==> flow/design.v <==
`timescale 1ns / 1ps
package lascon_pkg;
    localparam int WORD_WIDTH   = 64;    
    localparam int NUM_WORDS    = 5;     
    localparam int STATE_WIDTH  = 320;   
    localparam int TUSER_WIDTH  = 4;     
    typedef logic [WORD_WIDTH-1:0] ascon_word_t;
    typedef logic [STATE_WIDTH-1:0] ascon_state_t;
    typedef logic [3:0] rnd_t;
    typedef enum logic [TUSER_WIDTH-1:0] {
        TUSER_RESERVED = 4'b0000,
        TUSER_KEY      = 4'b0001,  
        TUSER_NONCE    = 4'b0010,  
        TUSER_AD       = 4'b0011,  
        TUSER_PT       = 4'b0100,  
        TUSER_CT       = 4'b0101,  
        TUSER_TAG      = 4'b0110,  
        TUSER_MSG      = 4'b0111,  
        TUSER_Z        = 4'b1000,  
        TUSER_DIGEST   = 4'b1001   
    } axi_tuser_t;
    typedef enum logic [2:0] {
        MODE_AEAD_ENC   = 3'b000,
        MODE_AEAD_DEC   = 3'b001,
        MODE_HASH256    = 3'b010,
        MODE_XOF        = 3'b011,
        MODE_CXOF       = 3'b100
    } lascon_mode_t;
    typedef enum logic [2:0] {
        DATA_IN_AXI_SEL        = 3'b000,
        DATA_IN_AEAD_SEL       = 3'b001,
        DATA_IN_HASH_SEL       = 3'b010,
        DATA_IN_XOR_AXI_SEL    = 3'b011,
        DATA_IN_XOR_AEAD_SEL   = 3'b100,
        DATA_IN_XOR_HASH_SEL   = 3'b101
    } data_sel_t;
    function automatic ascon_word_t swap_bytes(input ascon_word_t data);
        swap_bytes = {data[7:0],   data[15:8],  data[23:16], data[31:24],
                data[39:32], data[47:40], data[55:48], data[63:56]};
    endfunction
endpackage : lascon_pkg
`timescale 1ns / 1ps
import lascon_pkg::*;
module substitution_layer (
    input   lascon_pkg::ascon_state_t   state_array_i,
    output  lascon_pkg::ascon_state_t   state_array_o
);
    genvar j;
    generate
        for (j = 0; j < 64; j++) begin : gen_sbox_loop
            logic x0, x1, x2, x3, x4;
            logic t0, t1, t2, t3, t4;
            logic y0, y1, y2, y3, y4;
            assign x0 = state_array_i[0*64+j] ^ state_array_i[4*64+j];
            assign x1 = state_array_i[1*64+j];
            assign x2 = state_array_i[2*64+j] ^ state_array_i[1*64+j];
            assign x3 = state_array_i[3*64+j];
            assign x4 = state_array_i[4*64+j] ^ state_array_i[3*64+j];
            assign t0 = ~x0;
            assign t1 = ~x1;
            assign t2 = ~x2;
            assign t3 = ~x3;
            assign t4 = ~x4;
            assign y0 = x0 ^ (t1 & x2);
            assign y1 = x1 ^ (t2 & x3);
            assign y2 = x2 ^ (t3 & x4);
            assign y3 = x3 ^ (t4 & x0);
            assign y4 = x4 ^ (t0 & x1);
            assign state_array_o[0*64+j] = y0 ^ y4;
            assign state_array_o[1*64+j] = y1 ^ y0;
            assign state_array_o[2*64+j] = ~y2;
            assign state_array_o[3*64+j] = y3 ^ y2;
            assign state_array_o[4*64+j] = y4;
        end
    endgenerate
endmodule
`timescale 1ns / 1ps
import lascon_pkg::*;
module linear_diffusion_layer(
    input  lascon_pkg::ascon_state_t state_array_i,
    output lascon_pkg::ascon_state_t state_array_o
);
    lascon_pkg::ascon_word_t s0, s1, s2, s3, s4;
    assign s0 = state_array_i[0*64 +: 64];
    assign s1 = state_array_i[1*64 +: 64];
    assign s2 = state_array_i[2*64 +: 64];
    assign s3 = state_array_i[3*64 +: 64];
    assign s4 = state_array_i[4*64 +: 64];
    lascon_pkg::ascon_word_t s0_d, s1_d, s2_d, s3_d, s4_d;
    always_comb begin
        s0_d = s0 ^ ((s0 >> 19) | (s0 << ( 64 - 19))) ^
                    ((s0 >> 28) | (s0 << ( 64 - 28)));
        s1_d = s1 ^ ((s1 >> 61) | (s1 << ( 64 - 61))) ^
                    ((s1 >> 39) | (s1 << ( 64 - 39)));
        s2_d = s2 ^ ((s2 >> 1 ) | (s2 << ( 64 - 1 ))) ^
                    ((s2 >> 6 ) | (s2 << ( 64 - 6 )));
        s3_d = s3 ^ ((s3 >> 10) | (s3 << ( 64 - 10))) ^
                    ((s3 >> 17) | (s3 << ( 64 - 17)));
        s4_d = s4 ^ ((s4 >> 7 ) | (s4 << ( 64 - 7 ))) ^
                    ((s4 >> 41) | (s4 << ( 64 - 41)));
    end
    assign state_array_o[0*64 +: 64] = s0_d;
    assign state_array_o[1*64 +: 64] = s1_d;
    assign state_array_o[2*64 +: 64] = s2_d;
    assign state_array_o[3*64 +: 64] = s3_d;
    assign state_array_o[4*64 +: 64] = s4_d;
endmodule
`timescale 1ns / 1ps
import lascon_pkg::*;
module constant_addition_layer (
    input   lascon_pkg::rnd_t           rnd_i,
    input   lascon_pkg::ascon_state_t   state_array_i,
    output  lascon_pkg::ascon_state_t   state_array_o
);
    (* keep *) logic [7:0] round_const;
    assign round_const = {~rnd_i, rnd_i};
    always_comb begin
        state_array_o = state_array_i;
        state_array_o[2*64 +: 8] = state_array_i[2*64 +: 8] ^ round_const;
    end
endmodule
`timescale 1ns / 1ps
import lascon_pkg::*;
module lascon_core #(
    parameter int LASCON_VARIANT = 0
)(
    input   logic           clk,
    input   logic           rst,
    input   logic           start_perm_i,
    input   logic           round_config_i,
    input   logic [2:0]     word_sel_i,
    input   lascon_pkg::ascon_word_t    data_i,
    input   logic           write_en_i,
    output  lascon_pkg::ascon_word_t    data_o,
    output  logic           ready_o
);
    typedef enum logic [0:0] {
        STATE_IDLE,
        STATE_PERM
    } state_t;
    state_t state, next_state;
    lascon_pkg::rnd_t rnd_cnt;
    lascon_pkg::ascon_state_t state_array;
    lascon_pkg::ascon_state_t addition_state_array_o, substitution_state_array_o, diffusion_state_array_o;
    constant_addition_layer const_add(
        .rnd_i(rnd_cnt),
        .state_array_i(state_array),
        .state_array_o(addition_state_array_o)
    );
    substitution_layer substitution(
        .state_array_i(addition_state_array_o),
        .state_array_o(substitution_state_array_o)
    );
    linear_diffusion_layer diffusion(
        .state_array_i(substitution_state_array_o),
        .state_array_o(diffusion_state_array_o)
    );
    always_ff @(posedge clk or posedge rst) begin
        if (rst) begin
            state <= STATE_IDLE;
        end else begin
            state <= next_state;
        end
    end
    always_comb begin
        next_state = state;
        case(state)
            STATE_IDLE: begin
                if (start_perm_i) begin
                    next_state = STATE_PERM;
                end else begin
                    next_state = STATE_IDLE;
                end
            end
            STATE_PERM: begin
                if (rnd_cnt < 4'd11) begin
                    next_state = STATE_PERM;
                end else begin
                    next_state = STATE_IDLE;
                end
            end
            default: begin
                next_state = STATE_IDLE;
            end
        endcase
    end
    assign ready_o = (state == STATE_IDLE);
    always_ff @(posedge clk) begin
        unique case (state)
            STATE_IDLE: begin
                if (start_perm_i) rnd_cnt <= round_config_i ? 4'd0 : 4'd4;
                if (write_en_i) begin
                    case (word_sel_i)
                        3'd0: state_array[0*64 +: 64] <= data_i;
                        3'd1: state_array[1*64 +: 64] <= data_i;
                        3'd2: state_array[2*64 +: 64] <= data_i;
                        3'd3: state_array[3*64 +: 64] <= data_i;
                        3'd4: state_array[4*64 +: 64] <= data_i;
                        default: ;
                    endcase
                end
            end
            STATE_PERM: begin
                state_array <= diffusion_state_array_o;
                if (rnd_cnt < 4'd11) rnd_cnt <= rnd_cnt + 4'd1;
            end
        endcase
    end
    always_comb begin
        case (word_sel_i)
            3'd0: data_o = state_array[0*64 +: 64];
            3'd1: data_o = state_array[1*64 +: 64];
            3'd2: data_o = state_array[2*64 +: 64];
            3'd3: data_o = state_array[3*64 +: 64];
            3'd4: data_o = state_array[4*64 +: 64];
            default: data_o = 64'd0;
        endcase
    end
endmodule
`timescale 1ns / 1ps
import lascon_pkg::*;
module lascon_padder (
    input  logic          clk,
    input  logic          rst,
    input  lascon_pkg::lascon_mode_t  mode_i,
    input  lascon_pkg::ascon_word_t   s_axis_tdata_i,
    input  logic [7:0]    s_axis_tkeep_i,
    input  lascon_pkg::axi_tuser_t    s_axis_tuser_i,
    input  logic          s_axis_tlast_i,
    input  logic          s_axis_tvalid_i,
    output logic          s_axis_tready_o,
    output lascon_pkg::ascon_word_t         padded_tdata_o,
    output logic [7:0]          padded_tkeep_raw_o,  
    output lascon_pkg::axi_tuser_t          padded_tuser_o,
    output logic                padded_tlast_o,
    output logic                padded_tvalid_o,
    output logic                padded_is_padding_o,  
    input  logic                padded_tready_i
);
    typedef enum logic [1:0] {
        STATE_IDLE_PASS = 2'b00,
        STATE_PAD_WORD1 = 2'b01,  
        STATE_PAD_WORD2 = 2'b10   
    } padder_state_t;
    padder_state_t state, next_state;
    logic word_count_reg, word_count_next;
    logic is_padding_group;
    assign is_padding_group = (s_axis_tuser_i == TUSER_AD ||
                               s_axis_tuser_i == TUSER_PT ||
                               s_axis_tuser_i == TUSER_MSG ||
                               s_axis_tuser_i == TUSER_Z);
    logic is_aead_mode;
    assign is_aead_mode = ((mode_i == MODE_AEAD_ENC) || (mode_i == MODE_AEAD_DEC));
    logic pad_word2_is_80_reg, pad_word2_data_next;
    lascon_pkg::ascon_word_t masked_data;
    lascon_pkg::axi_tuser_t held_tuser_next, held_tuser_reg;
    function automatic lascon_pkg::ascon_word_t apply_padding(
        input lascon_pkg::ascon_word_t data,
        input logic [7:0]  keep
    );
        case (keep)
            8'h00:   apply_padding = {8'h80, 56'h00_00_00_00_00_00_00};
            8'h01:   apply_padding = {data[7:0], 8'h80, 48'h00_00_00_00_00_00};
            8'h03:   apply_padding = {data[7:0], data[15:8], 8'h80, 40'h00_00_00_00_00};
            8'h07:   apply_padding = {data[7:0], data[15:8], data[23:16], 8'h80, 32'h00_00_00_00};
            8'h0F:   apply_padding = {data[7:0], data[15:8], data[23:16], data[31:24], 8'h80, 24'h00_00_00};
            8'h1F:   apply_padding = {data[7:0], data[15:8], data[23:16], data[31:24], data[39:32], 8'h80, 16'h00_00};
            8'h3F:   apply_padding = {data[7:0], data[15:8], data[23:16], data[31:24], data[39:32], data[47:40], 8'h80, 8'h00};
            8'h7F:   apply_padding = {data[7:0], data[15:8], data[23:16], data[31:24], data[39:32], data[47:40], data[55:48], 8'h80};
            default: apply_padding = lascon_pkg::swap_bytes(data);
        endcase
    endfunction
    always_comb begin
        masked_data = lascon_pkg::swap_bytes(s_axis_tdata_i);
        if (s_axis_tvalid_i && is_padding_group && s_axis_tlast_i && (s_axis_tkeep_i != 8'hFF)) begin
            masked_data = apply_padding(s_axis_tdata_i, s_axis_tkeep_i);
        end
    end
    always_ff @(posedge clk or posedge rst) begin
        if (rst) begin
            state              <= STATE_IDLE_PASS;
            held_tuser_reg     <= TUSER_RESERVED;
            pad_word2_is_80_reg <= '0;
            word_count_reg     <= 1'b0;
        end else begin
            state              <= next_state;
            held_tuser_reg     <= held_tuser_next;
            pad_word2_is_80_reg <= pad_word2_data_next;
            word_count_reg     <= word_count_next;
        end
    end
    always_comb begin
        next_state          = state;
        word_count_next     = word_count_reg;
        held_tuser_next     = held_tuser_reg;
        pad_word2_data_next = pad_word2_is_80_reg;
        s_axis_tready_o = padded_tready_i;
        padded_tvalid_o = s_axis_tvalid_i;
        padded_tdata_o  = masked_data;
        padded_tkeep_raw_o = s_axis_tkeep_i;  
        padded_tuser_o  = s_axis_tuser_i;
        padded_tlast_o  = s_axis_tlast_i;  
        padded_is_padding_o = 1'b0;
        case (state)
            STATE_IDLE_PASS: begin
                if (is_padding_group) begin
                    if (s_axis_tvalid_i && s_axis_tlast_i) begin
                        if (s_axis_tkeep_i == 8'hFF) begin
                            padded_tlast_o = 1'b0;
                        end else begin
                            if (is_aead_mode && word_count_reg == 1'b0) padded_tlast_o = 1'b0;
                            else padded_tlast_o = 1'b1;
                        end
                    end
                    if (s_axis_tvalid_i && padded_tready_i) begin
                        if (s_axis_tlast_i) begin
                            held_tuser_next = s_axis_tuser_i;
                             word_count_next = 1'b0;
                            if (s_axis_tkeep_i == 8'hFF) begin
                                if (is_aead_mode) begin
                                    if (word_count_reg == 1'b0) begin
                                        pad_word2_data_next = 1'b1;
                                        next_state          = STATE_PAD_WORD2;
                                    end else begin
                                        pad_word2_data_next = 1'b0;
                                        next_state          = STATE_PAD_WORD1;
                                    end
                                end else begin
                                    pad_word2_data_next = 1'b1;
                                    next_state          = STATE_PAD_WORD2;
                                end
                            end else begin
                                if (is_aead_mode && (word_count_reg == 1'b0)) begin
                                    pad_word2_data_next = 1'b0;
                                    next_state          = STATE_PAD_WORD2;
                                end
                            end
                        end else begin
                            word_count_next = is_aead_mode ? ~word_count_reg : 1'b0;
                        end
                    end
                end
            end
            STATE_PAD_WORD1: begin
                s_axis_tready_o = 1'b0;
                padded_tvalid_o = 1'b1;
                padded_tdata_o  = 64'h8000_0000_0000_0000;
                padded_tkeep_raw_o = 8'h00;  
                padded_tuser_o  = held_tuser_reg;
                padded_tlast_o  = 1'b0;
                padded_is_padding_o = 1'b1;
                if (padded_tready_i) begin
                    next_state = STATE_PAD_WORD2;
                end
            end
           STATE_PAD_WORD2: begin
                s_axis_tready_o = 1'b0;
                padded_tvalid_o = 1'b1;
                padded_tdata_o  = {pad_word2_is_80_reg, 63'b0};
                padded_tkeep_raw_o = 8'h00;  
                padded_tuser_o  = held_tuser_reg;
                padded_tlast_o  = 1'b1;
                padded_is_padding_o = 1'b1;
                if (padded_tready_i) begin
                    next_state      = STATE_IDLE_PASS;
                    word_count_next = 1'b0;
                end
            end
            default: next_state = STATE_IDLE_PASS;
        endcase
    end
endmodule
`timescale 1ns / 1ps
import lascon_pkg::*;
module hash_fsm (
    input  logic           clk,
    input  logic           rst,
    input  lascon_pkg::lascon_mode_t   mode_i,
    input  logic [31:0]    xof_len_i,      
    input  logic           start_i,
    input  logic           abort_i,        
    output logic           busy_o,
    output logic           done_o,
    input  logic           lascon_ready_i,
    output logic           start_perm_o,
    output logic           round_config_o,  
    output logic [2:0]     word_sel_o,
    output lascon_pkg::ascon_word_t    data_o,          
    output logic           write_en_o,
    output lascon_pkg::data_sel_t      core_in_data_sel_o,
    input  lascon_pkg::axi_tuser_t     padded_tuser_i,
    input  logic           padded_tlast_i,
    input  logic           padded_tvalid_i,
    output logic           padded_tready_o,
    output logic [7:0]     m_axis_tkeep_o,
    output lascon_pkg::axi_tuser_t     m_axis_tuser_o,
    output logic           m_axis_tlast_o,
    output logic           m_axis_tvalid_o,
    input  logic           m_axis_tready_i
);
    typedef enum logic [2:0] {
        STATE_IDLE,
        STATE_INIT,
        STATE_PERM_START,
        STATE_PERM_WAIT,
        STATE_ABSORB,
        STATE_SQUEEZE,
        STATE_DONE
    } state_t;
    typedef enum logic {
        PHASE_ABSORB  = 1'b0,
        PHASE_SQUEEZE = 1'b1
    } phase_t;
    state_t state, next_state;
    phase_t phase_reg, next_phase;
    logic [2:0]  word_cnt, next_word_cnt;
    logic [31:0] words_remaining_r, next_words_remaining;
    logic        abort_latch;
    logic [31:0] target_squeeze_words;
    assign target_squeeze_words = (mode_i == MODE_HASH256) ? 32'd4 : ((xof_len_i + 32'd7) >> 3);
    localparam lascon_pkg::ascon_word_t ASCON_HASH_IV_WORD0  = 64'h0000080100cc0002;
    localparam lascon_pkg::ascon_word_t ASCON_XOF_IV_WORD0   = 64'h0000080000cc0003;
    localparam lascon_pkg::ascon_word_t ASCON_CXOF_IV_WORD0  = 64'h0000080000cc0004;
    always_ff @(posedge clk or posedge rst) begin
        if (rst) begin
            state     <= STATE_IDLE;
            phase_reg <= PHASE_ABSORB;
            word_cnt  <= 3'd0;
            words_remaining_r <= 32'd0;
        end else begin
            state     <= next_state;
            phase_reg <= next_phase;
            word_cnt  <= next_word_cnt;
            words_remaining_r <= next_words_remaining;
            if (state == STATE_IDLE) begin
                abort_latch <= 1'b0;
            end else begin
                abort_latch <= abort_latch | abort_i;
            end
        end
    end
    always_comb begin
        next_state           = state;
        next_word_cnt        = word_cnt;
        next_words_remaining = words_remaining_r;
        next_phase           = phase_reg;
        unique case (state)
            STATE_IDLE: begin
                if (start_i) begin
                    next_state           = STATE_INIT;
                    next_phase           = PHASE_ABSORB;
                    next_word_cnt        = 3'd0;
                    next_words_remaining = target_squeeze_words;
                end
            end
            STATE_INIT: begin
                if (word_cnt == 3'd4) begin
                    next_word_cnt = 3'd0;
                    next_state    = STATE_PERM_START;  
                end else begin
                    next_word_cnt = word_cnt + 3'd1;
                end
            end
            STATE_PERM_START: begin
                next_state = STATE_PERM_WAIT;
            end
            STATE_PERM_WAIT: begin
                if (lascon_ready_i) begin
                    if (phase_reg == PHASE_ABSORB) begin
                        next_state = STATE_ABSORB;
                    end else begin
                        next_state = STATE_SQUEEZE;
                    end
                end
            end
            STATE_ABSORB: begin
                if (padded_tvalid_i && padded_tready_o) begin
                    next_state = STATE_PERM_START;  
                    if (padded_tlast_i && padded_tuser_i != TUSER_Z) begin
                        next_phase    = PHASE_SQUEEZE;
                    end else begin
                        next_phase    = PHASE_ABSORB;
                    end
                end
            end
            STATE_SQUEEZE: begin
                if (m_axis_tready_i) begin
                    next_words_remaining = words_remaining_r - 32'd1;
                    if (abort_i || abort_latch || ((mode_i == MODE_HASH256 || xof_len_i > 0) && words_remaining_r == 32'd1)) begin
                        next_state = STATE_DONE;
                    end else begin
                        next_state = STATE_PERM_START;  
                        next_phase = PHASE_SQUEEZE;
                    end
                end
            end
            STATE_DONE: begin
                next_state = STATE_IDLE;
            end
        endcase
    end
    always_comb begin
        busy_o             = 1'b1;
        done_o             = 1'b0;
        start_perm_o       = 1'b0;
        round_config_o     = 1'b1;  
        write_en_o         = 1'b0;
        word_sel_o         = word_cnt[2:0];
        core_in_data_sel_o = DATA_IN_HASH_SEL;  
        padded_tready_o    = 1'b0;
        m_axis_tvalid_o    = 1'b0;
        m_axis_tlast_o     = 1'b0;
        m_axis_tkeep_o     = 8'hFF;
        m_axis_tuser_o     = TUSER_DIGEST;
        data_o             = 64'b0;
        unique case (state)
            STATE_IDLE: begin
                busy_o = 1'b0;
            end
            STATE_INIT: begin
                write_en_o = 1'b1;
                if (word_cnt == 3'd0) begin
                    unique case (mode_i)
                        MODE_XOF:     data_o = ASCON_XOF_IV_WORD0;
                        MODE_CXOF:    data_o = ASCON_CXOF_IV_WORD0;
                        MODE_HASH256: data_o = ASCON_HASH_IV_WORD0;
                        MODE_AEAD_ENC,
                        MODE_AEAD_DEC: data_o = 64'b0;
                    endcase
                end else begin
                    data_o = 64'b0;
                end
            end
            STATE_PERM_START: begin
                start_perm_o = 1'b1;  
            end
            STATE_PERM_WAIT: begin
            end
            STATE_ABSORB: begin
                padded_tready_o = 1'b1;
                if (padded_tvalid_i) begin
                    write_en_o         = 1'b1;
                    word_sel_o         = 3'd0;  
                    core_in_data_sel_o = DATA_IN_XOR_AXI_SEL;
                end
            end
            STATE_SQUEEZE: begin
                m_axis_tvalid_o = 1'b1;
                word_sel_o      = 3'd0;  
                m_axis_tlast_o = (abort_i || abort_latch || ((mode_i == MODE_HASH256 || xof_len_i > 0) && (words_remaining_r == 32'd1)));
            end
            STATE_DONE: begin
                done_o = 1'b1;
            end
        endcase
    end
endmodule
`timescale 1ns / 1ps
import lascon_pkg::*;
module aead_fsm(
    input logic                 clk,
    input logic                 rst,
    input lascon_pkg::lascon_mode_t         mode_i,   
    input logic                 start_i,
    output logic                busy_o,
    output logic                done_o,
    output logic                tag_fail_o,  
    input  logic                lascon_ready_i,
    input  lascon_pkg::ascon_word_t         core_data_i,    
    output logic                start_perm_o,
    output logic                round_config_o,
    output logic     [2:0]      word_sel_o,   
    output lascon_pkg::ascon_word_t         data_o,
    output logic                write_en_o,
    output lascon_pkg::data_sel_t           in_data_sel_o,   
    input lascon_pkg::ascon_word_t          padded_tdata_i,   
    input logic [7:0]           padded_tkeep_raw_i,  
    input lascon_pkg::axi_tuser_t           padded_tuser_i,   
    input logic                 padded_tlast_i,   
    input logic                 padded_tvalid_i,  
    input logic                 padded_is_padding_i,  
    output logic                padded_tready_o,
    output lascon_pkg::ascon_word_t         m_axis_tdata_o,
    output logic [7:0]          m_axis_tkeep_o,
    output lascon_pkg::axi_tuser_t          m_axis_tuser_o,
    output logic                m_axis_tlast_o,
    output logic                m_axis_tvalid_o,
    input  logic                m_axis_tready_i
);
    localparam lascon_pkg::ascon_word_t AEAD128_IV = 64'h00001000808c0001;  
    localparam lascon_pkg::ascon_word_t DSEP = 64'h0000000000000001;  
    localparam logic ROUND_PA = 1'b1;   
    localparam logic ROUND_PB = 1'b0;   
    typedef enum logic [3:0] {
        ST_IDLE     = 4'd0,
        ST_INIT     = 4'd1,
        ST_PERM     = 4'd2,
        ST_AD       = 4'd3,
        ST_PT_IN    = 4'd4,
        ST_CT_IN    = 4'd5,
        ST_CT_PAD_0 = 4'd6,  
        ST_TAG_INIT = 4'd7,
        ST_ENC_TAG  = 4'd8,
        ST_DEC_TAG  = 4'd9,
        ST_VERIFY   = 4'd10,
        ST_DONE     = 4'd11
    } state_t;
    typedef enum logic [2:0] {
        CTX_INIT   = 3'd0,  
        CTX_AD     = 3'd1,  
        CTX_DATA   = 3'd2,  
        CTX_CT_PAD = 3'd3,  
        CTX_FINAL  = 3'd4   
    } perm_ctx_t;
    state_t    state_r;
    perm_ctx_t perm_ctx_r;
    logic [2:0] shared_cnt_r;
    logic        perm_started_r;
    logic        post_perm_active_r;
    logic    ad_word_r;
    logic    ad_last_seen_r;
    logic    dat_word_r;
    lascon_pkg::ascon_word_t shared_key_tag_r[2];
    logic tag_ok_r;
    function automatic logic [63:0] tkeep_to_mask(input logic [7:0] tkeep);
        logic [63:0] mask;
        mask[63:56] = tkeep[0] ? 8'hFF : 8'h00;
        mask[55:48] = tkeep[1] ? 8'hFF : 8'h00;
        mask[47:40] = tkeep[2] ? 8'hFF : 8'h00;
        mask[39:32] = tkeep[3] ? 8'hFF : 8'h00;
        mask[31:24] = tkeep[4] ? 8'hFF : 8'h00;
        mask[23:16] = tkeep[5] ? 8'hFF : 8'h00;
        mask[15:8]  = tkeep[6] ? 8'hFF : 8'h00;
        mask[7:0]   = tkeep[7] ? 8'hFF : 8'h00;
        tkeep_to_mask = mask;
    endfunction
    function automatic logic [63:0] get_padding_bit(input logic [7:0] tkeep);
        logic [63:0] pad;
        pad = 64'h0;
        casex (tkeep)
            8'bxxxx_xxx0: pad[63] = 1'b1;
            8'bxxxx_xx01: pad[55] = 1'b1;
            8'bxxxx_x011: pad[47] = 1'b1;
            8'bxxxx_0111: pad[39] = 1'b1;
            8'bxxx0_1111: pad[31] = 1'b1;
            8'bxx01_1111: pad[23] = 1'b1;
            8'bx011_1111: pad[15] = 1'b1;
            8'b0111_1111: pad[7]  = 1'b1;
            default:      pad = 64'h0;
        endcase
        get_padding_bit = pad;
    endfunction
    logic is_enc;
    assign is_enc = (mode_i == MODE_AEAD_ENC);
    logic perm_done;
    assign perm_done = perm_started_r && lascon_ready_i;
    logic phs;
    assign phs = padded_tvalid_i && padded_tready_o;
    logic [1:0] pp_max;
    always_comb begin
        case (perm_ctx_r)
            CTX_INIT:   pp_max = 2'd1;
            CTX_AD:     pp_max = 2'd0;
            CTX_DATA:   pp_max = 2'd0;
            CTX_CT_PAD: pp_max = 2'd0;
            CTX_FINAL:  pp_max = 2'd1;
            default:    pp_max = 2'd0;
        endcase
    end
    logic pp_done;
    assign pp_done = post_perm_active_r && (shared_cnt_r == {1'b0, pp_max});
    logic needs_post_perm;
    assign needs_post_perm =    (perm_ctx_r == CTX_INIT)  ||
                                (perm_ctx_r == CTX_FINAL)  ||
                                (perm_ctx_r == CTX_AD && ad_last_seen_r) ||
                                (perm_ctx_r == CTX_CT_PAD);
    state_t next_state;
    always_ff @(posedge clk or posedge rst) begin
        if(rst) state_r <= ST_IDLE;
        else begin
            state_r <= next_state;
        end
    end
    logic init_ack;
    assign init_ack =   (state_r == ST_INIT) &&
                        ((shared_cnt_r == 3'd0 && lascon_ready_i) ||
                        ((shared_cnt_r <= 3'd2) && padded_tvalid_i && padded_tuser_i == TUSER_KEY && padded_tready_o) ||
                        ((shared_cnt_r >= 3'd3 && shared_cnt_r <= 3'd4) && padded_tvalid_i && padded_tuser_i == TUSER_NONCE && padded_tready_o));
    logic ad_word_valid;
    assign ad_word_valid = (state_r == ST_AD && padded_tvalid_i && padded_tuser_i == TUSER_AD && padded_tready_o);
    logic pt_word_valid;
    assign pt_word_valid = (state_r == ST_PT_IN && padded_tvalid_i && padded_tready_o);
    logic ct_word_valid;
    assign ct_word_valid = (state_r == ST_CT_IN && padded_tvalid_i && padded_tready_o);
    always_comb begin
        next_state = state_r;
        case (state_r)
            ST_IDLE: begin
                if (start_i) next_state = ST_INIT;
            end
            ST_INIT: begin
                if (shared_cnt_r == 3'd4 && init_ack) begin
                    next_state = ST_PERM;
                end else begin
                    next_state = ST_INIT;
                end
            end
            ST_PERM: begin
                if ((perm_done && !needs_post_perm) || (post_perm_active_r && pp_done)) begin
                    case (perm_ctx_r)
                        CTX_INIT : next_state = ST_AD;
                        CTX_AD   : next_state = ad_last_seen_r ? (is_enc ? ST_PT_IN : ST_CT_IN) : ST_AD;
                        CTX_DATA : next_state = is_enc ? ST_PT_IN : ST_CT_IN;
                        CTX_CT_PAD: next_state = ST_TAG_INIT;
                        CTX_FINAL: next_state = is_enc ? ST_ENC_TAG : ST_DEC_TAG;
                        default  : next_state = ST_DONE;
                    endcase
                end else begin
                    next_state = ST_PERM;
                end
            end
            ST_AD: begin
                if (padded_tvalid_i && padded_tuser_i != TUSER_AD) begin
                    next_state = is_enc ? ST_PT_IN : ST_CT_IN;
                end else if (ad_word_valid && (padded_tlast_i || ad_word_r == 1'b1)) begin
                    next_state = ST_PERM;
                end else begin
                    next_state = ST_AD;
                end
            end
            ST_PT_IN: begin
                if (pt_word_valid) begin
                    if (padded_tlast_i) next_state = ST_TAG_INIT;
                    else if (dat_word_r == 1'b1) next_state = ST_PERM;
                    else next_state = ST_PT_IN;
                end else begin
                    next_state = ST_PT_IN;
                end
            end
            ST_CT_IN: begin
                if (ct_word_valid) begin
                    if (padded_tlast_i) begin
                        if (padded_tkeep_raw_i == 8'hFF) begin
                            if (dat_word_r == 1'b1) next_state = ST_PERM;
                            else next_state = ST_CT_PAD_0;
                        end else begin
                            next_state = ST_TAG_INIT;
                        end
                    end
                    else if (dat_word_r == 1'b1) next_state = ST_PERM;
                    else next_state = ST_CT_IN;
                end else begin
                    next_state = ST_CT_IN;
                end
            end
            ST_CT_PAD_0: begin
                next_state = ST_TAG_INIT;
            end
            ST_TAG_INIT: begin
                if (shared_cnt_r == 3'd2) begin
                    next_state = ST_PERM;
                end else begin
                    next_state = ST_TAG_INIT;
                end
            end
            ST_ENC_TAG: begin
                if (m_axis_tvalid_o && m_axis_tready_i && shared_cnt_r == 3'd1) begin
                    next_state = ST_DONE;
                end else begin
                    next_state = ST_ENC_TAG;
                end
            end
            ST_DEC_TAG: begin
                if (shared_cnt_r == 3'd1 && padded_tvalid_i && padded_tready_o && padded_tuser_i == TUSER_TAG) begin
                    next_state = ST_VERIFY;
                end else begin
                    next_state = ST_DEC_TAG;
                end
            end
            ST_VERIFY: begin
                if (shared_cnt_r == 3'd2) next_state = ST_DONE;
                else next_state = ST_VERIFY;
            end
            ST_DONE: begin
                if (!start_i) next_state = ST_IDLE;
                else next_state = ST_DONE;
            end
            default: next_state = ST_IDLE;
        endcase
    end
    logic [63:0] ct_mask;
    logic [63:0] pad_bit;
    assign ct_mask = tkeep_to_mask(padded_tkeep_raw_i);
    assign pad_bit = get_padding_bit(padded_tkeep_raw_i);
    always_comb begin
        busy_o             = 1'b1;
        done_o             = 1'b0;
        tag_fail_o         = 1'b0;
        start_perm_o       = 1'b0;
        round_config_o     = ROUND_PB;
        word_sel_o         = 3'd0;
        data_o             = 64'd0;
        write_en_o         = 1'b0;
        in_data_sel_o      = DATA_IN_AXI_SEL;
        padded_tready_o    = 1'b0;
        m_axis_tdata_o  = 64'd0;
        m_axis_tkeep_o  = 8'd0;
        m_axis_tuser_o  = TUSER_RESERVED;
        m_axis_tlast_o  = 1'b0;
        m_axis_tvalid_o = 1'b0;
        case (state_r)
            ST_IDLE: begin
                busy_o = 1'b0;
            end
            ST_INIT: begin
                if (shared_cnt_r == 3'd0) begin
                    write_en_o     = lascon_ready_i;
                    in_data_sel_o  = DATA_IN_AEAD_SEL;
                    word_sel_o     = 3'd0;
                    data_o         = AEAD128_IV;
                end else if (shared_cnt_r <= 3'd2) begin
                    padded_tready_o = 1'b1;
                    if (padded_tvalid_i && padded_tuser_i == TUSER_KEY) begin
                        write_en_o     = 1'b1;
                        in_data_sel_o  = DATA_IN_AXI_SEL;
                        word_sel_o     = shared_cnt_r[2:0];
                    end
                end else begin
                    padded_tready_o = 1'b1;
                    if (padded_tvalid_i && padded_tuser_i == TUSER_NONCE) begin
                        write_en_o     = 1'b1;
                        in_data_sel_o  = DATA_IN_AXI_SEL;
                        word_sel_o     = shared_cnt_r[2:0];
                    end
                end
            end
            ST_PERM: begin
                if (!perm_started_r && !post_perm_active_r) begin
                    start_perm_o   = 1'b1;
                    round_config_o = (perm_ctx_r == CTX_INIT || perm_ctx_r == CTX_FINAL)
                                        ? ROUND_PA : ROUND_PB;
                end else if (post_perm_active_r) begin
                    write_en_o    = 1'b1;
                    in_data_sel_o = DATA_IN_XOR_AEAD_SEL;
                    case (perm_ctx_r)
                        CTX_INIT, CTX_FINAL: begin
                            word_sel_o = (shared_cnt_r == 3'd0) ? 3'd3 : 3'd4;
                            data_o     = (shared_cnt_r == 3'd0) ? shared_key_tag_r[0] : shared_key_tag_r[1];
                        end
                        CTX_AD: begin
                            word_sel_o = 3'd4;
                            data_o     = DSEP;
                        end
                        CTX_CT_PAD: begin
                            word_sel_o = 3'd0;
                            data_o     = 64'h80000000_00000000;
                        end
                        CTX_DATA: ;  
                        default: ;
                    endcase
                end
            end
            ST_AD: begin
                padded_tready_o = 1'b1;
                if (padded_tvalid_i && padded_tuser_i != TUSER_AD) begin
                    padded_tready_o = 1'b0;
                    write_en_o    = 1'b1;
                    in_data_sel_o = DATA_IN_XOR_AEAD_SEL;
                    word_sel_o    = 3'd4;
                    data_o        = DSEP;
                end else if (padded_tvalid_i && padded_tuser_i == TUSER_AD) begin
                    write_en_o    = 1'b1;
                    in_data_sel_o = DATA_IN_XOR_AXI_SEL;
                    word_sel_o    = {2'b00, ad_word_r};  
                end
            end
            ST_PT_IN: begin
                padded_tready_o = padded_is_padding_i ? 1'b1 : m_axis_tready_i;
                if (padded_tvalid_i && padded_tready_o) begin
                    write_en_o      = 1'b1;
                    in_data_sel_o   = DATA_IN_XOR_AXI_SEL;
                    word_sel_o      = {2'b00, dat_word_r};
                    m_axis_tdata_o  = core_data_i ^ padded_tdata_i;
                    m_axis_tvalid_o = ~padded_is_padding_i;
                    m_axis_tkeep_o  = padded_tkeep_raw_i;  
                    m_axis_tuser_o  = TUSER_CT;
                    m_axis_tlast_o  = padded_tlast_i;
                end
            end
            ST_CT_IN: begin
                padded_tready_o = m_axis_tready_i;
                if (padded_tvalid_i && m_axis_tready_i) begin
                    write_en_o      = 1'b1;
                    in_data_sel_o   = DATA_IN_AEAD_SEL;  
                    word_sel_o      = {2'b00, dat_word_r};
                    data_o          = (padded_tdata_i & ct_mask) | ((core_data_i ^ pad_bit) & ~ct_mask);
                    m_axis_tdata_o  = core_data_i ^ padded_tdata_i;
                    m_axis_tvalid_o = 1'b1;
                    m_axis_tkeep_o  = padded_tkeep_raw_i;
                    m_axis_tuser_o  = TUSER_PT;
                    m_axis_tlast_o  = padded_tlast_i;
                end
            end
            ST_CT_PAD_0: begin
                write_en_o    = 1'b1;
                in_data_sel_o = DATA_IN_XOR_AEAD_SEL;
                word_sel_o    = 3'd1;
                data_o        = 64'h80000000_00000000;
            end
            ST_TAG_INIT: begin
                if (shared_cnt_r < 3'd2) begin
                    write_en_o    = 1'b1;
                    in_data_sel_o = DATA_IN_XOR_AEAD_SEL;
                    word_sel_o    = (shared_cnt_r == 3'd0) ? 3'd3 : 3'd4;
                    data_o        = (shared_cnt_r == 3'd0) ? shared_key_tag_r[0] : shared_key_tag_r[1];
                end
            end
            ST_ENC_TAG: begin
                m_axis_tvalid_o = 1'b1;
                m_axis_tkeep_o  = 8'hFF;
                m_axis_tuser_o  = TUSER_TAG;
                m_axis_tlast_o  = (shared_cnt_r == 3'd1);
                word_sel_o      = (shared_cnt_r == 3'd0) ? 3'd3 : 3'd4;
                m_axis_tdata_o  = core_data_i;
            end
            ST_DEC_TAG: begin
                padded_tready_o = 1'b1;
            end
            ST_VERIFY: begin
                word_sel_o = (shared_cnt_r == 3'd0) ? 3'd3 : 3'd4;
            end
            ST_DONE: begin
                busy_o     = 1'b0;
                done_o     = 1'b1;
                tag_fail_o = (is_enc ? 1'b0 : ~tag_ok_r);
            end
            default: ;
        endcase
    end
    always_ff @(posedge clk or posedge rst) begin
        if (rst) begin
            perm_ctx_r         <= CTX_INIT;
            shared_cnt_r       <= 3'd0;
            perm_started_r     <= 1'b0;
            post_perm_active_r <= 1'b0;
            ad_word_r          <= 1'b0;
            ad_last_seen_r     <= 1'b0;
            dat_word_r         <= 1'b0;
            shared_key_tag_r[0]<= 64'd0;
            shared_key_tag_r[1]<= 64'd0;
            tag_ok_r           <= 1'b1;
        end else begin
            case (state_r)
                ST_IDLE: begin
                    if (start_i) begin
                        shared_cnt_r       <= 3'd0;
                        perm_ctx_r         <= CTX_INIT;
                        ad_word_r          <= 1'b0;
                        ad_last_seen_r     <= 1'b0;
                        dat_word_r         <= 1'b0;
                        tag_ok_r           <= 1'b1;
                        perm_started_r     <= 1'b0;
                        post_perm_active_r <= 1'b0;
                    end
                end
            ST_INIT: begin
                    case (shared_cnt_r)
                        3'd0: begin
                            if (lascon_ready_i) shared_cnt_r <= 3'd1;
                        end
                        3'd1: begin
                            if (phs && padded_tuser_i == TUSER_KEY) begin
                                shared_key_tag_r[0] <= padded_tdata_i;  
                                shared_cnt_r <= 3'd2;
                            end
                        end
                        3'd2: begin
                            if (phs && padded_tuser_i == TUSER_KEY) begin
                                shared_key_tag_r[1] <= padded_tdata_i;  
                                shared_cnt_r <= 3'd3;
                            end
                        end
                        3'd3: begin
                            if (phs && padded_tuser_i == TUSER_NONCE)
                                shared_cnt_r <= 3'd4;
                        end
                        3'd4: begin
                            if (init_ack) shared_cnt_r <= 3'd0;
                        end
                        default: ;
                    endcase
                end
                ST_PERM: begin
                    if (!perm_started_r && !post_perm_active_r)
                        perm_started_r <= 1'b1;
                    if (perm_done) begin
                        perm_started_r <= 1'b0;
                        if (needs_post_perm) begin
                            post_perm_active_r <= 1'b1;
                            shared_cnt_r <= 3'd0;
                        end
                    end
                    if (post_perm_active_r) begin
                        if (pp_done) begin
                            post_perm_active_r <= 1'b0;
                            shared_cnt_r <= 3'd0;
                        end else begin
                            shared_cnt_r <= shared_cnt_r + 3'd1;
                        end
                    end
                end
                ST_AD: begin
                    if (padded_tvalid_i && padded_tuser_i != TUSER_AD) begin
                        ad_last_seen_r <= 1'b1;
                    end else if (phs && padded_tuser_i == TUSER_AD) begin
                        if (padded_tlast_i) begin
                            ad_last_seen_r <= 1'b1;
                            perm_ctx_r     <= CTX_AD;  
                            ad_word_r      <= 1'b0;
                        end else if (ad_word_r == 1'b1) begin
                            perm_ctx_r <= CTX_AD;
                            ad_word_r  <= 1'b0;
                        end else begin
                            ad_word_r <= 1'b1;  
                        end
                    end
                end
                ST_PT_IN: begin
                    if (phs) begin
                        if (padded_tlast_i) begin
                            dat_word_r      <= 1'b0;
                        end else if (dat_word_r == 1'b1) begin
                            perm_ctx_r <= CTX_DATA;
                            dat_word_r <= 1'b0;
                        end else begin
                            dat_word_r <= 1'b1;
                        end
                    end
                end
                ST_CT_IN: begin
                    if (phs) begin
                        if (padded_tlast_i) begin
                            dat_word_r      <= 1'b0;
                            if (padded_tkeep_raw_i == 8'hFF && dat_word_r == 1'b1) begin
                                perm_ctx_r <= CTX_CT_PAD;
                            end
                        end else if (dat_word_r == 1'b1) begin
                            perm_ctx_r <= CTX_DATA;
                            dat_word_r <= 1'b0;
                        end else begin
                            dat_word_r <= 1'b1;
                        end
                    end
                end
                ST_TAG_INIT: begin
                    if (shared_cnt_r < 3'd2)
                        shared_cnt_r <= shared_cnt_r + 3'd1;
                    if (shared_cnt_r == 3'd1)
                        perm_ctx_r <= CTX_FINAL;
                    if (shared_cnt_r == 3'd2)
                        shared_cnt_r <= 3'd0;
                end
                ST_ENC_TAG: begin
                    if (m_axis_tvalid_o && m_axis_tready_i) begin
                        if (shared_cnt_r == 3'd1) shared_cnt_r <= 3'd0;
                        else shared_cnt_r <= shared_cnt_r + 3'd1;
                    end
                end
                ST_DEC_TAG: begin
                    if (phs && padded_tuser_i == TUSER_TAG) begin
                        shared_key_tag_r[shared_cnt_r[0]] <= padded_tdata_i;
                        if (shared_cnt_r == 3'd1) shared_cnt_r <= 3'd0;
                        else shared_cnt_r <= shared_cnt_r + 3'd1;
                    end
                end
                ST_VERIFY: begin
                    case (shared_cnt_r)
                        3'd0: begin
                            if (core_data_i != shared_key_tag_r[0]) tag_ok_r <= 1'b0;
                            shared_cnt_r <= 3'd1;
                        end
                        3'd1: begin
                            if (core_data_i != shared_key_tag_r[1]) tag_ok_r <= 1'b0;
                            shared_cnt_r <= 3'd2;
                        end
                        default: ;  
                    endcase
                end
                ST_CT_PAD_0,
                ST_DONE: begin
                end
                default: ;
            endcase
            end
        end
endmodule
`timescale 1ns / 1ps
import lascon_pkg::*;
module lascon_top #(
    parameter int LASCON_VARIANT = 0
)(
    input  logic                                clk,
    input  logic                                rst,
    input  logic [2:0]                          mode_i,      
    input  logic [31:0]                         xof_len_i,   
    input  logic                                start_i,     
    input  logic                                abort_i,     
    output logic                                busy_o,      
    output logic                                done_o,      
    output logic                                tag_fail_o,  
    input  logic [63:0]                         s_axis_tdata,   
    input  logic [7:0]                          s_axis_tkeep,   
    input  logic [3:0]                          s_axis_tuser,   
    input  logic                                s_axis_tlast,   
    input  logic                                s_axis_tvalid,  
    output logic                                s_axis_tready,  
    output logic [63:0]                         m_axis_tdata,   
    output logic [7:0]                          m_axis_tkeep,   
    output logic [3:0]                          m_axis_tuser,   
    output logic                                m_axis_tlast,   
    output logic                                m_axis_tvalid,  
    input  logic                                m_axis_tready   
);
    logic           is_aead_mode;
    assign is_aead_mode = (mode_i == lascon_pkg::MODE_AEAD_ENC) || (mode_i == lascon_pkg::MODE_AEAD_DEC);
    logic           core_start_perm_i;
    logic           core_round_config_i;
    logic   [2:0]   core_word_sel_i;
    lascon_pkg::ascon_word_t    core_data_i;
    logic           core_write_en_i;
    lascon_pkg::ascon_word_t    core_data_o;
    logic           core_ready_o;
    lascon_pkg::data_sel_t      core_in_data_sel;
    logic           aead_write_en, hash_write_en;
    logic [2:0]     aead_word_sel, hash_word_sel;
    logic           aead_start_perm, hash_start_perm;
    logic           aead_round_config, hash_round_config;
    lascon_pkg::ascon_word_t    aead_data_o, hash_data_o;
    lascon_pkg::data_sel_t      aead_in_data_sel, hash_in_data_sel;
    lascon_pkg::ascon_word_t    padded_tdata;
    lascon_pkg::axi_tuser_t     padded_tuser;
    logic           padded_tlast;
    logic           padded_tvalid;
    logic           padded_is_padding;
    logic [7:0]     padded_tkeep_raw;
    logic           padded_tready;  
    logic           aead_busy, aead_done, aead_tag_fail;
    logic           aead_s_axis_tready;
    logic [63:0]    aead_m_axis_tdata;
    logic [7:0]     aead_m_axis_tkeep;
    lascon_pkg::axi_tuser_t     aead_m_axis_tuser;
    logic           aead_m_axis_tlast;
    logic           aead_m_axis_tvalid;
    logic           hash_busy, hash_done;
    logic           hash_s_axis_tready;
    logic [63:0]    hash_m_axis_tdata;
    logic [7:0]     hash_m_axis_tkeep;
    lascon_pkg::axi_tuser_t     hash_m_axis_tuser;
    logic           hash_m_axis_tlast;
    logic           hash_m_axis_tvalid;
    lascon_padder u_padder (
        .clk            (clk),
        .rst            (rst),
        .mode_i         (lascon_pkg::lascon_mode_t'(mode_i)),
        .s_axis_tdata_i     (s_axis_tdata),
        .s_axis_tkeep_i     (s_axis_tkeep),
        .s_axis_tuser_i     (lascon_pkg::axi_tuser_t'(s_axis_tuser)),
        .s_axis_tlast_i     (s_axis_tlast),
        .s_axis_tvalid_i    (s_axis_tvalid),
        .s_axis_tready_o    (s_axis_tready),  
        .padded_tdata_o     (padded_tdata),
        .padded_tuser_o     (padded_tuser),
        .padded_tlast_o     (padded_tlast),
        .padded_tvalid_o    (padded_tvalid),
        .padded_is_padding_o(padded_is_padding),
        .padded_tkeep_raw_o (padded_tkeep_raw),
        .padded_tready_i    (padded_tready)   
    );
    always_comb begin
        if (mode_i == MODE_AEAD_ENC || mode_i == MODE_AEAD_DEC) begin
            core_start_perm_i   = aead_start_perm;
            core_round_config_i = aead_round_config;
            core_word_sel_i     = aead_word_sel;
            core_write_en_i     = aead_write_en;
            core_in_data_sel    = aead_in_data_sel;
            padded_tready       = aead_s_axis_tready;
            m_axis_tdata        = aead_m_axis_tvalid ? lascon_pkg::swap_bytes(aead_m_axis_tdata) : 64'b0;
            m_axis_tvalid       = aead_m_axis_tvalid;
            m_axis_tlast        = aead_m_axis_tlast;
            m_axis_tuser        = aead_m_axis_tuser;
            m_axis_tkeep        = aead_m_axis_tkeep;
        end else begin
            core_start_perm_i   = hash_start_perm;
            core_round_config_i = hash_round_config;
            core_word_sel_i     = hash_word_sel;
            core_write_en_i     = hash_write_en;
            core_in_data_sel    = hash_in_data_sel;
            padded_tready       = hash_s_axis_tready;
            m_axis_tdata        = hash_m_axis_tvalid ? lascon_pkg::swap_bytes(core_data_o) : 64'b0;
            m_axis_tvalid       = hash_m_axis_tvalid;
            m_axis_tlast        = hash_m_axis_tlast;
            m_axis_tuser        = hash_m_axis_tuser;
            m_axis_tkeep        = hash_m_axis_tkeep;
        end
    end
    aead_fsm u_aead_fsm (
        .clk             (clk),
        .rst             (rst),
        .mode_i          (lascon_pkg::lascon_mode_t'(mode_i)),
        .start_i         (start_i && is_aead_mode),  
        .busy_o          (aead_busy),          
        .done_o          (aead_done),          
        .tag_fail_o      (aead_tag_fail),      
        .lascon_ready_i  (core_ready_o),
        .start_perm_o    (aead_start_perm),
        .round_config_o  (aead_round_config),
        .word_sel_o      (aead_word_sel),
        .data_o          (aead_data_o),
        .write_en_o      (aead_write_en),
        .in_data_sel_o   (aead_in_data_sel),
        .core_data_i     (core_data_o),        
        .padded_tdata_i  (padded_tdata),      
        .padded_tuser_i  (padded_tuser),      
        .padded_tlast_i  (padded_tlast),      
        .padded_tvalid_i (padded_tvalid),     
        .padded_is_padding_i(padded_is_padding),  
        .padded_tkeep_raw_i (padded_tkeep_raw),   
        .padded_tready_o (aead_s_axis_tready),  
        .m_axis_tdata_o  (aead_m_axis_tdata),   
        .m_axis_tkeep_o  (aead_m_axis_tkeep),   
        .m_axis_tuser_o  (aead_m_axis_tuser),   
        .m_axis_tlast_o  (aead_m_axis_tlast),   
        .m_axis_tvalid_o (aead_m_axis_tvalid),  
        .m_axis_tready_i (m_axis_tready)        
    );
    hash_fsm u_hash_fsm (
        .clk                    (clk),
        .rst                    (rst),
        .mode_i                 (lascon_pkg::lascon_mode_t'(mode_i)),
        .xof_len_i              (xof_len_i),          
        .start_i                (start_i && !is_aead_mode),  
        .abort_i                (abort_i),            
        .busy_o                 (hash_busy),          
        .done_o                 (hash_done),          
        .lascon_ready_i         (core_ready_o),
        .start_perm_o           (hash_start_perm),
        .round_config_o         (hash_round_config),
        .word_sel_o             (hash_word_sel),
        .data_o                 (hash_data_o),        
        .write_en_o             (hash_write_en),
        .core_in_data_sel_o     (hash_in_data_sel),
        .padded_tuser_i         (padded_tuser),      
        .padded_tlast_i         (padded_tlast),      
        .padded_tvalid_i        (padded_tvalid),
        .padded_tready_o        (hash_s_axis_tready),
        .m_axis_tkeep_o         (hash_m_axis_tkeep),   
        .m_axis_tuser_o         (hash_m_axis_tuser),   
        .m_axis_tlast_o         (hash_m_axis_tlast),   
        .m_axis_tvalid_o        (hash_m_axis_tvalid),  
        .m_axis_tready_i        (m_axis_tready)        
    );
    lascon_core #(
        .LASCON_VARIANT(LASCON_VARIANT)
    ) u_core (
        .clk            (clk),
        .rst            (rst),
        .start_perm_i   (core_start_perm_i),
        .round_config_i (core_round_config_i),
        .word_sel_i     (core_word_sel_i),
        .data_i         (core_data_i),
        .write_en_i     (core_write_en_i),
        .data_o         (core_data_o),
        .ready_o        (core_ready_o)
    );
    always_comb begin
        case(core_in_data_sel)
            DATA_IN_AEAD_SEL     : core_data_i = aead_data_o;
            DATA_IN_HASH_SEL     : core_data_i = hash_data_o;
            DATA_IN_AXI_SEL      : core_data_i = padded_tdata;
            DATA_IN_XOR_AXI_SEL  : core_data_i = core_data_o ^ padded_tdata;
            DATA_IN_XOR_AEAD_SEL : core_data_i = core_data_o ^ aead_data_o;
            DATA_IN_XOR_HASH_SEL : core_data_i = core_data_o ^ hash_data_o;
            default              : core_data_i = 64'd0;
        endcase
    end
    always_comb begin
        if (mode_i == MODE_AEAD_ENC || mode_i == MODE_AEAD_DEC) begin
            busy_o     = aead_busy;
            done_o     = aead_done;
            tag_fail_o = aead_tag_fail;
        end else begin
            busy_o     = hash_busy;
            done_o     = hash_done;
            tag_fail_o = 1'b0;  
        end
    end
endmodule
# Tool chain data of lascon_top
# What the tools print for lascon_top, step after step.
# Lines are those of the file above, counted from 1.
# Cell names lack the library's common part.
# The mark - stands for no value.
# inputs
design,lascon_top
clock_port,clk
library,sky130hd
corner,tt_025C_1v80

# Word-level counts
# Counts by Yosys on the flattened word-level netlist (proc, flatten, opt, wreduce). Print and check cells are left out.
# bits
ff_bits,517
in_bits,118
output_inout_bits,82
# op_classes
n_addsub,5
n_cmp,6
equal,124
mux,286
n_logic,1446
reduce_and_logical,130
# op_table
cell,n
64-bit two-way mux,29
64-bit case mux with 2-bit select,9
64-bit XOR,14
64-bit case mux with 6-bit select,2
1-bit XOR,704
64-bit case mux with 8-bit select,1
1-bit NOT,391
64-bit case mux with 3-bit select,2
1-bit AND,320
64-bit case mux with 5-bit select,1
64-bit case mux with 4-bit select,1
3-bit two-way mux,57
64-bit != test,2
64-bit AND,2
1-bit two-way mux,100
8-bit two-way mux,12
23-bit by 64-bit bitwise OR with 64-bit output,1
25-bit by 64-bit bitwise OR with 64-bit output,1
3-bit by 64-bit bitwise OR with 64-bit output,1
36-bit by 64-bit bitwise OR with 64-bit output,1
45-bit by 64-bit bitwise OR with 64-bit output,1
47-bit by 64-bit bitwise OR with 64-bit output,1
54-bit by 64-bit bitwise OR with 64-bit output,1
57-bit by 64-bit bitwise OR with 64-bit output,1
58-bit by 64-bit bitwise OR with 64-bit output,1
63-bit by 64-bit bitwise OR with 64-bit output,1
64-bit bitwise OR,1
64-bit NOT,1
# Other operator kinds: 87; their cells: 338.

# Depth
# Longest topological path by Yosys (ltp), each cell counted once; first at word level (registers and memories cut), then after technology mapping (sequential cells cut; the memories' decode and read muxes count).
# depth
depth_word,22
abc_area,1
ltp_mapped,31
depth_no_buf,28

# Synthesis result
# Yosys stat after the flow's synthesis: flattened, memories mapped to cells. It holds for the ABC_AREA given above (unset counts as 0); a run with the other value may have another netlist.
# mapped
cell_count,7277
synth_area_mm2,0.0493736
seq_area_mm2,0.0149456
flip_flops,532
buf_cells,274
# by_type
cell,n
edfxtp_1,325
nand2_1,2009
dfrtp_1,202
xor2_1,493
o21ai_0,802
xnor2_1,426
inv_1,735
nor2_1,665
ha_1,137
nand3_1,300
nand4_1,237
a21oi_1,276
clkbuf_1,186
o21ai_1,129
o22ai_1,53
buf_2,46
nor3_1,45
buf_1,35
# Not listed: further types 41, cells in them 176.

# Path before layout
# Path of least setup slack by OpenSTA after synthesis, without wires, with an ideal clock, recovery checks aside; 20% of the period is set as input and as output delay. Where synthesis merged equal registers, the netlist keeps one of their names.
# synth_path
kind,input to register
startpoint,in s_axis_tuser[2]
endpoint,reg u_core.state_array[100]
period_ps,7000
input_delay_ps,1400
setup_ps,507
t_first_pin_ps,1400
t_arrival_ps,5880
path_slack_ps,613
path_delay_ps,4987
driving_pins,14
synth_period_reached_ps,6387
# "path_delay_ps" is the arrival time less input delay plus setup time.
# "driving_pins": output pins that drive a net of the path, with the launching flip-flop's if there is one; two outputs of one cell count as two.
# "synth_period_reached_ps" is the clock period less the worst setup slack; recovery checks do not enter. This is arithmetic on one report: input and output delays are still those of the set period (20% each).
# Between the ends stands the longest chain of elaborated cells between them, by number of cells; it is not shown to be the way that was timed. Of several equally long chains one is given.
# A line is the first line of the expression or statement that the cell stems from. Yosys adds cells for indexed reads and writes and turns some case tables into memories.
# Only ways into the end's enable, where the timed path ends, are counted here.
# synth_via
cell_sequence,inv_1 nand2_1 nand2_1 nand2_1 nor2_2 inv_2 nand2_2 nand3_1 a21o_1 buf_2 nor3_4 buf_4 inv_2 a21oi_1
elab_chain_len,11
cells_between,29
cone_classes,7 x eq/ne; 17 x mux; 5 x reduce/logical
# synth_rtl
element,line_no,text
"start, declared",1113,"input  logic [3:0]                          s_axis_tuser,"
4-bit two-way mux,304,case (state)
4-bit by 2-bit equality test with 1-bit output,830,if (padded_tvalid_i && padded_tuser_i == TUSER_NONCE) begin
1-bit logical AND,830,
3-bit two-way mux,830,
3-bit two-way mux,821,end else if (shared_cnt_r <= 3'd2) begin
3-bit two-way mux,816,if (shared_cnt_r == 3'd0) begin
3-bit case mux with 8-bit select,811,case (state_r)
3-bit two-way mux,1180,if (mode_i == MODE_AEAD_ENC || mode_i == MODE_AEAD_DEC) begin
3-bit by 1-bit equality test with 1-bit output,210,case (word_sel_i)
2-bit != test,-,
2-bit AND reduction,-,
"end, assigned",195,3'd1: state_array[1*64 +: 64] <= data_i;
"end, assigned",204,state_array <= diffusion_state_array_o;
"end, declared",143,lascon_pkg::ascon_state_t state_array;

# Timing after layout
# From the final timing report of run 2: the path of least setup slack in the routed layout; clock arrival at registers is part of the times.
# The path's times are printed in steps of 10 ps; the period is the one set.
# layout_path
kind,input to output
startpoint,in s_axis_tuser[3]
endpoint,out m_axis_tdata[17]
period_ps,7750
input_delay_ps,1550
t_first_pin_ps,1550
t_arrival_ps,5860
path_slack_ps,340
driving_pins,23
# Between the ends stands the longest chain of elaborated cells between them, by number of cells; it is not shown to be the way that was timed. Of several equally long chains one is given.
# layout_via
cell_sequence,clkdlybuf4s50_1 inv_1 nand2_1 nand2_1 nand2_1 nor2_2 inv_2 nand2_2 nand3_2 a21o_2 buf_4 nand3_2 buf_12 o21ai_0 nor2_1 nand2_2 xor2_1 nand2_1 o21ai_0 nand2_1 o21ai_0 buf_4 clkdlybuf4s50_1
elab_chain_len,15
cells_between,42
cone_classes,12 x eq/ne; 18 x mux; 1 x logic; 11 x reduce/logical
# layout_rtl
element,line_no,text
"start, declared",1113,"input  logic [3:0]                          s_axis_tuser,"
4-bit two-way mux,304,case (state)
4-bit by 2-bit equality test with 1-bit output,830,if (padded_tvalid_i && padded_tuser_i == TUSER_NONCE) begin
1-bit logical AND,830,
3-bit two-way mux,830,
3-bit two-way mux,821,end else if (shared_cnt_r <= 3'd2) begin
3-bit two-way mux,816,if (shared_cnt_r == 3'd0) begin
3-bit case mux with 8-bit select,811,case (state_r)
3-bit two-way mux,1180,if (mode_i == MODE_AEAD_ENC || mode_i == MODE_AEAD_DEC) begin
3-bit equality test,210,case (word_sel_i)
64-bit case mux with 5-bit select,210,
64-bit XOR,897,m_axis_tdata_o  = core_data_i ^ padded_tdata_i;
64-bit two-way mux,892,if (padded_tvalid_i && m_axis_tready_i) begin
64-bit case mux with 3-bit select,811,
64-bit two-way mux,1187,m_axis_tdata        = aead_m_axis_tvalid ? lascon_pkg::swap_bytes(aead_m_axis_tdata) : 64'b0;
64-bit two-way mux,1180,
"end, declared",1117,"output logic [63:0]                         m_axis_tdata,"

# 3 stored runs of lascon_top in the flow (synthesis by Yosys, layout by OpenROAD, sky130hd cells), in arbitrary order. Constraints: input delay and output delay 20% of the set period each, output load 0.01 pF.
# "period_reached_ps": clock period set for the run, less the worst setup slack. It is reckoned from that one timing run; input and output delays stay at 20% of the period that was set.
# "worst_path_time_ps" is the time allowed to the run's worst setup path (the clock period less input and output delay, where it has them) less its slack. Clock arrival times count: a late capture clock shortens it, a late launch clock lengthens it.
# "worst_path_time_ps" is given in steps of 10 ps.
# Settings: - = not set for that run.
# Among the results, - means that no value is shown for the run.
run,ABC_AREA,CAP_MARGIN,CELL_PAD_IN_SITES_GLOBAL_PLACEMENT,CORE_MARGIN,CORE_UTILIZATION,CTS_CLUSTER_SIZE,MAX_ROUTING_LAYER,PLACE_DENSITY_LB_ADDON,SETUP_SLACK_MARGIN,SLEW_MARGIN,TNS_END_PERCENT,period_ns,CORE_ASPECT_RATIO,HOLD_SLACK_MARGIN,final_setup_tns_ps,timing.setup.ws_ps,final_die_area_mm2,finalCellArea_mm2,hold_ws_ps,util_pct,period_reached_ps,worst_path_time_ps,critical_path_type,yosys_chip_area_mm2
run 1,1,25,1,9,66,81,met4,0.17,0.3,30,10,7.75,-,-,-,-,-,-,-,-,-,-,-,-
run 2,1,30,3,6,17,82,met5,0.23,0.3,20,10,7.75,1.87,0.2,0,343,0.304081,0.0630555,446,21.8,7407,4310,input to output,0.0493736
run 3,-,20,-,2,40,-,-,-,0.3,20,-,9.86,-,-,0,941,0.125929,0.0565843,486,46.4,8919,4970,input to output,0.0492535
# Run 1: unfinished; error FLW-0024 in placement
